==> flow/design.v <==
`timescale 1ns / 1ps
module compression(
    input [31:0] Ki, Wi,
    input [31:0] ain, bin, cin, din, ein, fin, gin, hin,
    output [31:0] aout, bout, cout, dout, eout, fout, gout, hout
    );
    wire [31:0] S0, S1, T1, T2, Ch_efg, Maj_abc;
    assign S0 = ({ain[1:0],ain[31:2]}) ^ ({ain[12:0],ain[31:13]}) ^ ({ain[21:0],ain[31:22]});
    assign S1 = ({ein[5:0],ein[31:6]}) ^ ({ein[10:0],ein[31:11]}) ^ ({ein[24:0],ein[31:25]});
    assign Maj_abc = (ain & bin) ^ (ain & cin) ^ (bin & cin);
    assign Ch_efg = (ein & fin) ^ (~ein & gin);
    assign T1 = hin + S1 + Ch_efg + Ki + Wi;
    assign T2 = S0 + Maj_abc;
    assign aout = T1 + T2;
    assign bout = ain;
    assign cout = bin;
    assign dout = cin;
    assign eout = din + T1;
    assign fout = ein;
    assign gout = fin;
    assign hout = gin;
endmodule
`timescale 1ns / 1ps
module sigma0(
    input [31:0] X,
    output [31:0] Y
    );
    assign Y = {X[6:0], X[31:7]} ^ {X[17:0], X[31:18]} ^ {3'b000, X[31:3]};
endmodule
module sigma1(
    input [31:0] X,
    output [31:0] Y
    );
    assign Y = {X[16:0], X[31:17]} ^ {X[18:0], X[31:19]} ^ {10'b0000000000, X[31:10]};
endmodule
module expander(
    input [31:0] Wm16, Wm15, Wm7, Wm2,
    output [31:0] Wnext
    );
    wire [31:0] sigmaL0Out, sigmaL1Out;
    sigma0 s0(.X(Wm15), .Y(sigmaL0Out));
    sigma1 s1(.X(Wm2), .Y(sigmaL1Out));
    assign Wnext = sigmaL1Out + Wm7 + sigmaL0Out + Wm16;
endmodule
`timescale 1ns / 1ps
module sha256_core(
    input clk, rst_n,
    input start,                
    input init,                 
    input [511:0] block,        
    output reg ready,
    output reg done,
    output [255:0] hash
    );
    localparam
        H01 = 32'h6A09E667,
        H02 = 32'hBB67AE85,
        H03 = 32'h3C6EF372,
        H04 = 32'hA54FF53A,
        H05 = 32'h510E527F,
        H06 = 32'h9B05688C,
        H07 = 32'h1F83D9AB,
        H08 = 32'h5BE0CD19;
    reg [31:0] H0, H1, H2, H3, H4, H5, H6, H7;
    reg [31:0] a, b, c, d, e, f, g, h;
    reg [31:0] W [0:15];
    reg [6:0] counter;
    reg busy;
    reg [31:0] Ki;
    always @(*)
        begin
            case(counter[5:0])
            6'd0:  Ki = 32'h428a2f98; 6'd1:  Ki = 32'h71374491; 6'd2:  Ki = 32'hb5c0fbcf; 6'd3:  Ki = 32'he9b5dba5;
            6'd4:  Ki = 32'h3956c25b; 6'd5:  Ki = 32'h59f111f1; 6'd6:  Ki = 32'h923f82a4; 6'd7:  Ki = 32'hab1c5ed5;
            6'd8:  Ki = 32'hd807aa98; 6'd9:  Ki = 32'h12835b01; 6'd10: Ki = 32'h243185be; 6'd11: Ki = 32'h550c7dc3;
            6'd12: Ki = 32'h72be5d74; 6'd13: Ki = 32'h80deb1fe; 6'd14: Ki = 32'h9bdc06a7; 6'd15: Ki = 32'hc19bf174;
            6'd16: Ki = 32'he49b69c1; 6'd17: Ki = 32'hefbe4786; 6'd18: Ki = 32'h0fc19dc6; 6'd19: Ki = 32'h240ca1cc;
            6'd20: Ki = 32'h2de92c6f; 6'd21: Ki = 32'h4a7484aa; 6'd22: Ki = 32'h5cb0a9dc; 6'd23: Ki = 32'h76f988da;
            6'd24: Ki = 32'h983e5152; 6'd25: Ki = 32'ha831c66d; 6'd26: Ki = 32'hb00327c8; 6'd27: Ki = 32'hbf597fc7;
            6'd28: Ki = 32'hc6e00bf3; 6'd29: Ki = 32'hd5a79147; 6'd30: Ki = 32'h06ca6351; 6'd31: Ki = 32'h14292967;
            6'd32: Ki = 32'h27b70a85; 6'd33: Ki = 32'h2e1b2138; 6'd34: Ki = 32'h4d2c6dfc; 6'd35: Ki = 32'h53380d13;
            6'd36: Ki = 32'h650a7354; 6'd37: Ki = 32'h766a0abb; 6'd38: Ki = 32'h81c2c92e; 6'd39: Ki = 32'h92722c85;
            6'd40: Ki = 32'ha2bfe8a1; 6'd41: Ki = 32'ha81a664b; 6'd42: Ki = 32'hc24b8b70; 6'd43: Ki = 32'hc76c51a3;
            6'd44: Ki = 32'hd192e819; 6'd45: Ki = 32'hd6990624; 6'd46: Ki = 32'hf40e3585; 6'd47: Ki = 32'h106aa070;
            6'd48: Ki = 32'h19a4c116; 6'd49: Ki = 32'h1e376c08; 6'd50: Ki = 32'h2748774c; 6'd51: Ki = 32'h34b0bcb5;
            6'd52: Ki = 32'h391c0cb3; 6'd53: Ki = 32'h4ed8aa4a; 6'd54: Ki = 32'h5b9cca4f; 6'd55: Ki = 32'h682e6ff3;
            6'd56: Ki = 32'h748f82ee; 6'd57: Ki = 32'h78a5636f; 6'd58: Ki = 32'h84c87814; 6'd59: Ki = 32'h8cc70208;
            6'd60: Ki = 32'h90befffa; 6'd61: Ki = 32'ha4506ceb; 6'd62: Ki = 32'hbef9a3f7; default: Ki = 32'hc67178f2;
            endcase
        end
    wire [31:0] an, bn, cn, dn, en, fn, gn, hn;
    wire [31:0] Wnext;
    compression u_compression(
        .Ki(Ki), .Wi(W[0]),
        .ain(a), .bin(b), .cin(c), .din(d), .ein(e), .fin(f), .gin(g), .hin(h),
        .aout(an), .bout(bn), .cout(cn), .dout(dn), .eout(en), .fout(fn), .gout(gn), .hout(hn)
        );
    expander u_expander(
        .Wm16(W[0]), .Wm15(W[1]), .Wm7(W[9]), .Wm2(W[14]),
        .Wnext(Wnext)
        );
    assign hash = {H0, H1, H2, H3, H4, H5, H6, H7};
    integer i;
    always @(posedge clk)
        begin
            if (~rst_n)
                begin
                    H0 <= H01; H1 <= H02; H2 <= H03; H3 <= H04;
                    H4 <= H05; H5 <= H06; H6 <= H07; H7 <= H08;
                    counter <= 0;
                    busy <= 0;
                    ready <= 1;
                    done <= 0;
                end
            else
                begin
                    done <= 0;
                    if (ready && start)
                        begin
                            if (init)
                                begin
                                    H0 <= H01; H1 <= H02; H2 <= H03; H3 <= H04;
                                    H4 <= H05; H5 <= H06; H6 <= H07; H7 <= H08;
                                    a <= H01; b <= H02; c <= H03; d <= H04;
                                    e <= H05; f <= H06; g <= H07; h <= H08;
                                end
                            else
                                begin
                                    a <= H0; b <= H1; c <= H2; d <= H3;
                                    e <= H4; f <= H5; g <= H6; h <= H7;
                                end
                            for (i = 0; i < 16; i = i + 1)
                                W[i] <= block[511-32*i -: 32];
                            counter <= 0;
                            busy <= 1;
                            ready <= 0;
                        end
                    else if (busy)
                        begin
                            if (counter == 64)
                                begin
                                    H0 <= H0 + a; H1 <= H1 + b; H2 <= H2 + c; H3 <= H3 + d;
                                    H4 <= H4 + e; H5 <= H5 + f; H6 <= H6 + g; H7 <= H7 + h;
                                    busy <= 0;
                                    ready <= 1;
                                    done <= 1;
                                end
                            else
                                begin
                                    a <= an; b <= bn; c <= cn; d <= dn;
                                    e <= en; f <= fn; g <= gn; h <= hn;
                                    for (i = 0; i < 15; i = i + 1)
                                        W[i] <= W[i+1];
                                    W[15] <= Wnext;
                                    counter <= counter + 1;
                                end
                        end
                end
        end
endmodule
* From RTL to reports: sha256_core
Tool output for the design above, in the order of the flow. Lines are those of the file above, counted from 1. Operators: Yosys type, input widths -> output width; for muxes data width and select width s. Cell names lack the library's common part. The mark -- stands for no value.
Inputs: top module sha256_core, clock clk, standard-cell library sky130hd, corner tt_025C_1v80

* Word-level counts
Yosys after proc, flatten, opt, wreduce and memory -nomap, before mapping. Print and check cells are not counted. Equal cells are merged and count once. Yosys's memory passes give these memory sizes; they may raise the number of words (mostly to a power of two), join words into wider ones and drop unused or constant bits.
Word-level totals: bits of input ports 516, memory cells 1, flip-flop bits (word level) 1034, output and inout bits 258, bits in read-only memories 2048, word width x clocked read ports 32
Memories:
- (no name shown) | words 64, bits a word 32, read ports 1, wr ports 0, RTL line 72 | case(counter[5:0])
Operators by class: eq/ne operators 2, multiplexer cells 113, bitwise operators 20, add/subtract/negate cells 19, reduce/logical cells 8
Operators by type and width (number):
- $mux 32 | 104
- $add 32x32->32 | 18
- $xor 32x32->32 | 9
- $and 32x32->32 | 5
- $xor 32x22->32 | 1
- $xor 32x29->32 | 1
- $not 32->32 | 1
- $mux 6 | 2
- $add 7x1->7 const B | 1
- $eq 7x7->1 const B | 1
- $mux 1 | 7
- $reduce_and 2->1 | 2
- $reduce_bool 2->1 | 2
- $not 1->1 | 3
- $reduce_and 3->1 | 1
- $reduce_or 3->1 | 1
- $ne 2x2->1 const B | 1
- $reduce_or 2->1 | 1
- $logic_and 1x1->1 | 1

* Depth
Yosys ltp: most cells in a row. Word level: on the elaborated netlist, between registers, memories and ports. Mapped: between sequential cells and ports; inverters and the memories' decode and read muxes count.
Depth: word-level depth 10, ABC_AREA 0, depth in mapped cells 32, mapped depth without buffers 31

* Mapped cells and area
Yosys stat after the flow's synthesis: flattened, memories mapped to cells. It holds for the ABC_AREA given above (unset counts as 0); a run with the other value may have another netlist. The area totals of this step are shown rounded.
Synthesis totals: cells in the netlist 8226, mapped flip-flops 1066, mapped area 71500 µm²
Cells by type (number):
- edfxtp_1 | 768
- nand2_1 | 2107
- dfxtp_1 | 298
- ha_1 | 390
- fa_1 | 195
- xnor2_1 | 362
- o21ai_0 | 589
- a21oi_1 | 496
- inv_1 | 524
- xor2_1 | 198
- clkbuf_1 | 415
- a21o_1 | 194
- nor2_1 | 374
- nand3b_1 | 120
- nor3_1 | 175
- nand3_1 | 152
- o21a_1 | 69
- a211oi_1 | 56
Not listed: further types 72, cells in them 744. By module: a second synthesis without flattening, with its own total; a netlist apart from the flattened one above.
Unflattened totals: cells (unflattened synthesis) 8433, area (unflattened synthesis) 74020 µm²
Each row is one instance without its submodules.
Modules:
- sha256_core | area 58480 µm², seq. area 29030 µm², instances 1, cells 6648
- compression | area 10630 µm², seq. area 0.0 µm², instances 1, cells 1258
- expander | area 3568 µm², seq. area 0.0 µm², instances 1, cells 463
- sigma0 | area 730.7 µm², seq. area 0.0 µm², instances 1, cells 32
- sigma1 | area 610.6 µm², seq. area 0.0 µm², instances 1, cells 32

* Path before layout
Path of least setup slack by OpenSTA after synthesis, without wires, with an ideal clock, recovery checks aside; 20% of the period is set as input and as output delay. Where synthesis merged equal registers, the netlist keeps one of their names.
Timing path post-synthesis: path type input -> register, start point input rst_n, end point register W[0][0], clock period 8000 ps, library setup time 2162 ps, external input delay 1600 ps, path slack -32880 ps, path delay 39281 ps, stages 3, data required time 5838 ps, arrival time 38719 ps, launch time at the first pin 1600 ps, synthesis period reached 40880 ps
"path delay" = arrival - input delay + setup time. "stages": output pins that drive a net of the path, with the launching flip-flop's if there is one; two outputs of one cell count as two. "synthesis period reached" = period - worst setup slack (recovery checks aside). The figure is calculated, with input and output delays left at 20% of the set period. Between the ends stands the longest chain of elaborated cells between them, by number of cells; it is not shown to be the way that was timed. Of several equally long chains one is given. A line is the first line of the expression or statement that the cell stems from. Yosys adds cells for indexed reads and writes and turns some case tables into memories.
Between the ends, post-synthesis: cell sequence clkinv_1 -> clkbuf_1 -> a21oi_1, length of the longest elaborated chain 1, elaborated cells on any way between the ends 1, source lines of those cells 0, those cells by class reduce/logical (1)
RTL lines, path post-synthesis:
- from (decl) | RTL line 47 | input clk, rst_n,
- $reduce_and 3->1
- to (assign) | RTL line 133 | W[i] <= block[511-32*i -: 32];
- to (assign) | RTL line 153 | W[i] <= W[i+1];
- to (decl) | RTL line 66 | reg [31:0] W [0:15];

* Worst path after layout
From the final timing report of run 1: the path of least setup slack in the routed layout; clock arrival at registers is part of the times. The report prints the path's times to 10 ps; the period is as set.
Timing path post-layout: path type register -> register, start point register e[11], end point register a[26], path slack 2290 ps, stages 28, data required time 11270 ps, clock period 10800 ps, arrival time 8980 ps, library setup time 250 ps, launch time at the first pin 770 ps
Between the ends stands the longest chain of elaborated cells between them, by number of cells; it is not shown to be the way that was timed. Of several equally long chains one is given. At most two assigning lines are given for a register; there are more.
Between the ends, post-layout: cell sequence edfxtp_1 -> mux2i_1 -> fa_1 -> inv_1 -> fa_1 -> inv_1 -> fa_1 -> inv_1 -> ha_1 -> and3_1 -> a221oi_2 -> o21ai_0 -> a21oi_1 -> o21ai_0 -> a21o_1 -> a21o_1 -> a21oi_1 -> xnor2_1 -> inv_1 -> fa_1 -> inv_1 -> ha_1 -> nand4_1 -> o41ai_1 -> a211oi_1 -> o21bai_1 -> mux2i_1 -> nand2_1, length of the longest elaborated chain 10, elaborated cells on any way between the ends 14, source lines of those cells 7, those cells by class add/sub (5); mux (3); logic (6)
RTL lines, path post-layout:
- from (decl) | RTL line 65 | reg [31:0] a, b, c, d, e, f, g, h;
- from (assign) | RTL line 125 | e <= H05; f <= H06; g <= H07; h <= H08;
- from (assign) | RTL line 151 | e <= en; f <= fn; g <= gn; h <= hn;
- $xor 32x32->32 (2 in a row) | RTL line 9 | assign S1 = ({ein[5:0],ein[31:6]}) ^ ({ein[10:0],ein[31:11]}) ^ ({ein[24:0],ein[31:25]});
- $add 32x32->32 (4 in a row) | RTL line 12 | assign T1 = hin + S1 + Ch_efg + Ki + Wi;
- $add 32x32->32 | RTL line 14 | assign aout = T1 + T2;
- $mux 32 | RTL line 140 | if (counter == 64)
- $mux 32 | RTL line 138 | else if (busy)
- $mux 32 | RTL line 118 | if (ready && start)
- to (assign) | RTL line 124 | a <= H01; b <= H02; c <= H03; d <= H04;
- to (assign) | RTL line 150 | a <= an; b <= bn; c <= cn; d <= dn;
- to (decl) | RTL line 65

Below are 4 stored runs of the flow (Yosys, OpenROAD; platform sky130hd) on sha256_core, each with its settings and what was measured, unordered. Constraints: input delay and output delay 20% of the set period each, output load 0.01 pF.
"period achieved" = clock period - worst setup slack. The figure is calculated, with input and output delays left at 20% of the set period.
Measured values are rounded.

* Run 1 | settings: CELL_PAD_IN_SITES_GLOBAL_PLACEMENT 3; CORE_ASPECT_RATIO 1.87; CORE_MARGIN 6; CTS_CLUSTER_DIAMETER 319; HOLD_SLACK_MARGIN 0.3; MAX_ROUTING_LAYER met4; MIN_ROUTING_LAYER met1; PLACE_DENSITY_LB_ADDON 0.2; period_ns 10.8; CAP_MARGIN 20; CORE_UTILIZATION 40; SLEW_MARGIN 20 | results: standard-cell area after layout 85,160 µm²; die area 189,500 µm²; lowest hold slack 514 ps; cell area after synthesis 71,500 µm²; post-route setup TNS 0 ps; period achieved 8,506 ps; setup slack of the worst path 2,294 ps
* Run 2 | settings: CORE_ASPECT_RATIO 0.84; CORE_MARGIN 5; CORE_UTILIZATION 40; CTS_CLUSTER_SIZE 61; PLACE_DENSITY 0.6; period_ns 8.0; CAP_MARGIN 20; SLEW_MARGIN 20 | results: period achieved 7,579 ps; die area 187,300 µm²; setup slack of the worst path 421 ps; standard-cell area after layout 85,830 µm²; cell area after synthesis 71,500 µm²; post-route setup TNS 0 ps; lowest hold slack 491 ps
* Run 3 | settings: CELL_PAD_IN_SITES_DETAIL_PLACEMENT 2; CELL_PAD_IN_SITES_GLOBAL_PLACEMENT 3; CORE_ASPECT_RATIO 0.66; CORE_MARGIN 4; CORE_UTILIZATION 40; CTS_CLUSTER_DIAMETER 328; CTS_CLUSTER_SIZE 61; GPL_TIMING_DRIVEN 1; HOLD_SLACK_MARGIN 0.21; PLACE_DENSITY_LB_ADDON 0.03; SETUP_SLACK_MARGIN 1.52; SLEW_MARGIN 25; period_ns 12.3; CAP_MARGIN 20 | results: cell area after synthesis 71,500 µm²; post-route setup TNS 0 ps; die area 185,700 µm²; period achieved 8,407 ps; standard-cell area after layout 82,270 µm²; lowest hold slack 526 ps; setup slack of the worst path 3,893 ps
* Run 4 | settings: CAP_MARGIN 10; CORE_ASPECT_RATIO 0.98; CORE_MARGIN 6; CORE_UTILIZATION 19; CTS_CLUSTER_DIAMETER 83; PLACE_DENSITY_LB_ADDON 0.2; SETUP_SLACK_MARGIN 0.89; TNS_END_PERCENT 20; period_ns 6.77; SLEW_MARGIN 20 | results: lowest hold slack 485 ps; cell area after synthesis 71,500 µm²; setup slack of the worst path -122 ps; period achieved 6,892 ps; die area 391,200 µm²; post-route setup TNS -603 ps; standard-cell area after layout 94,350 µm²
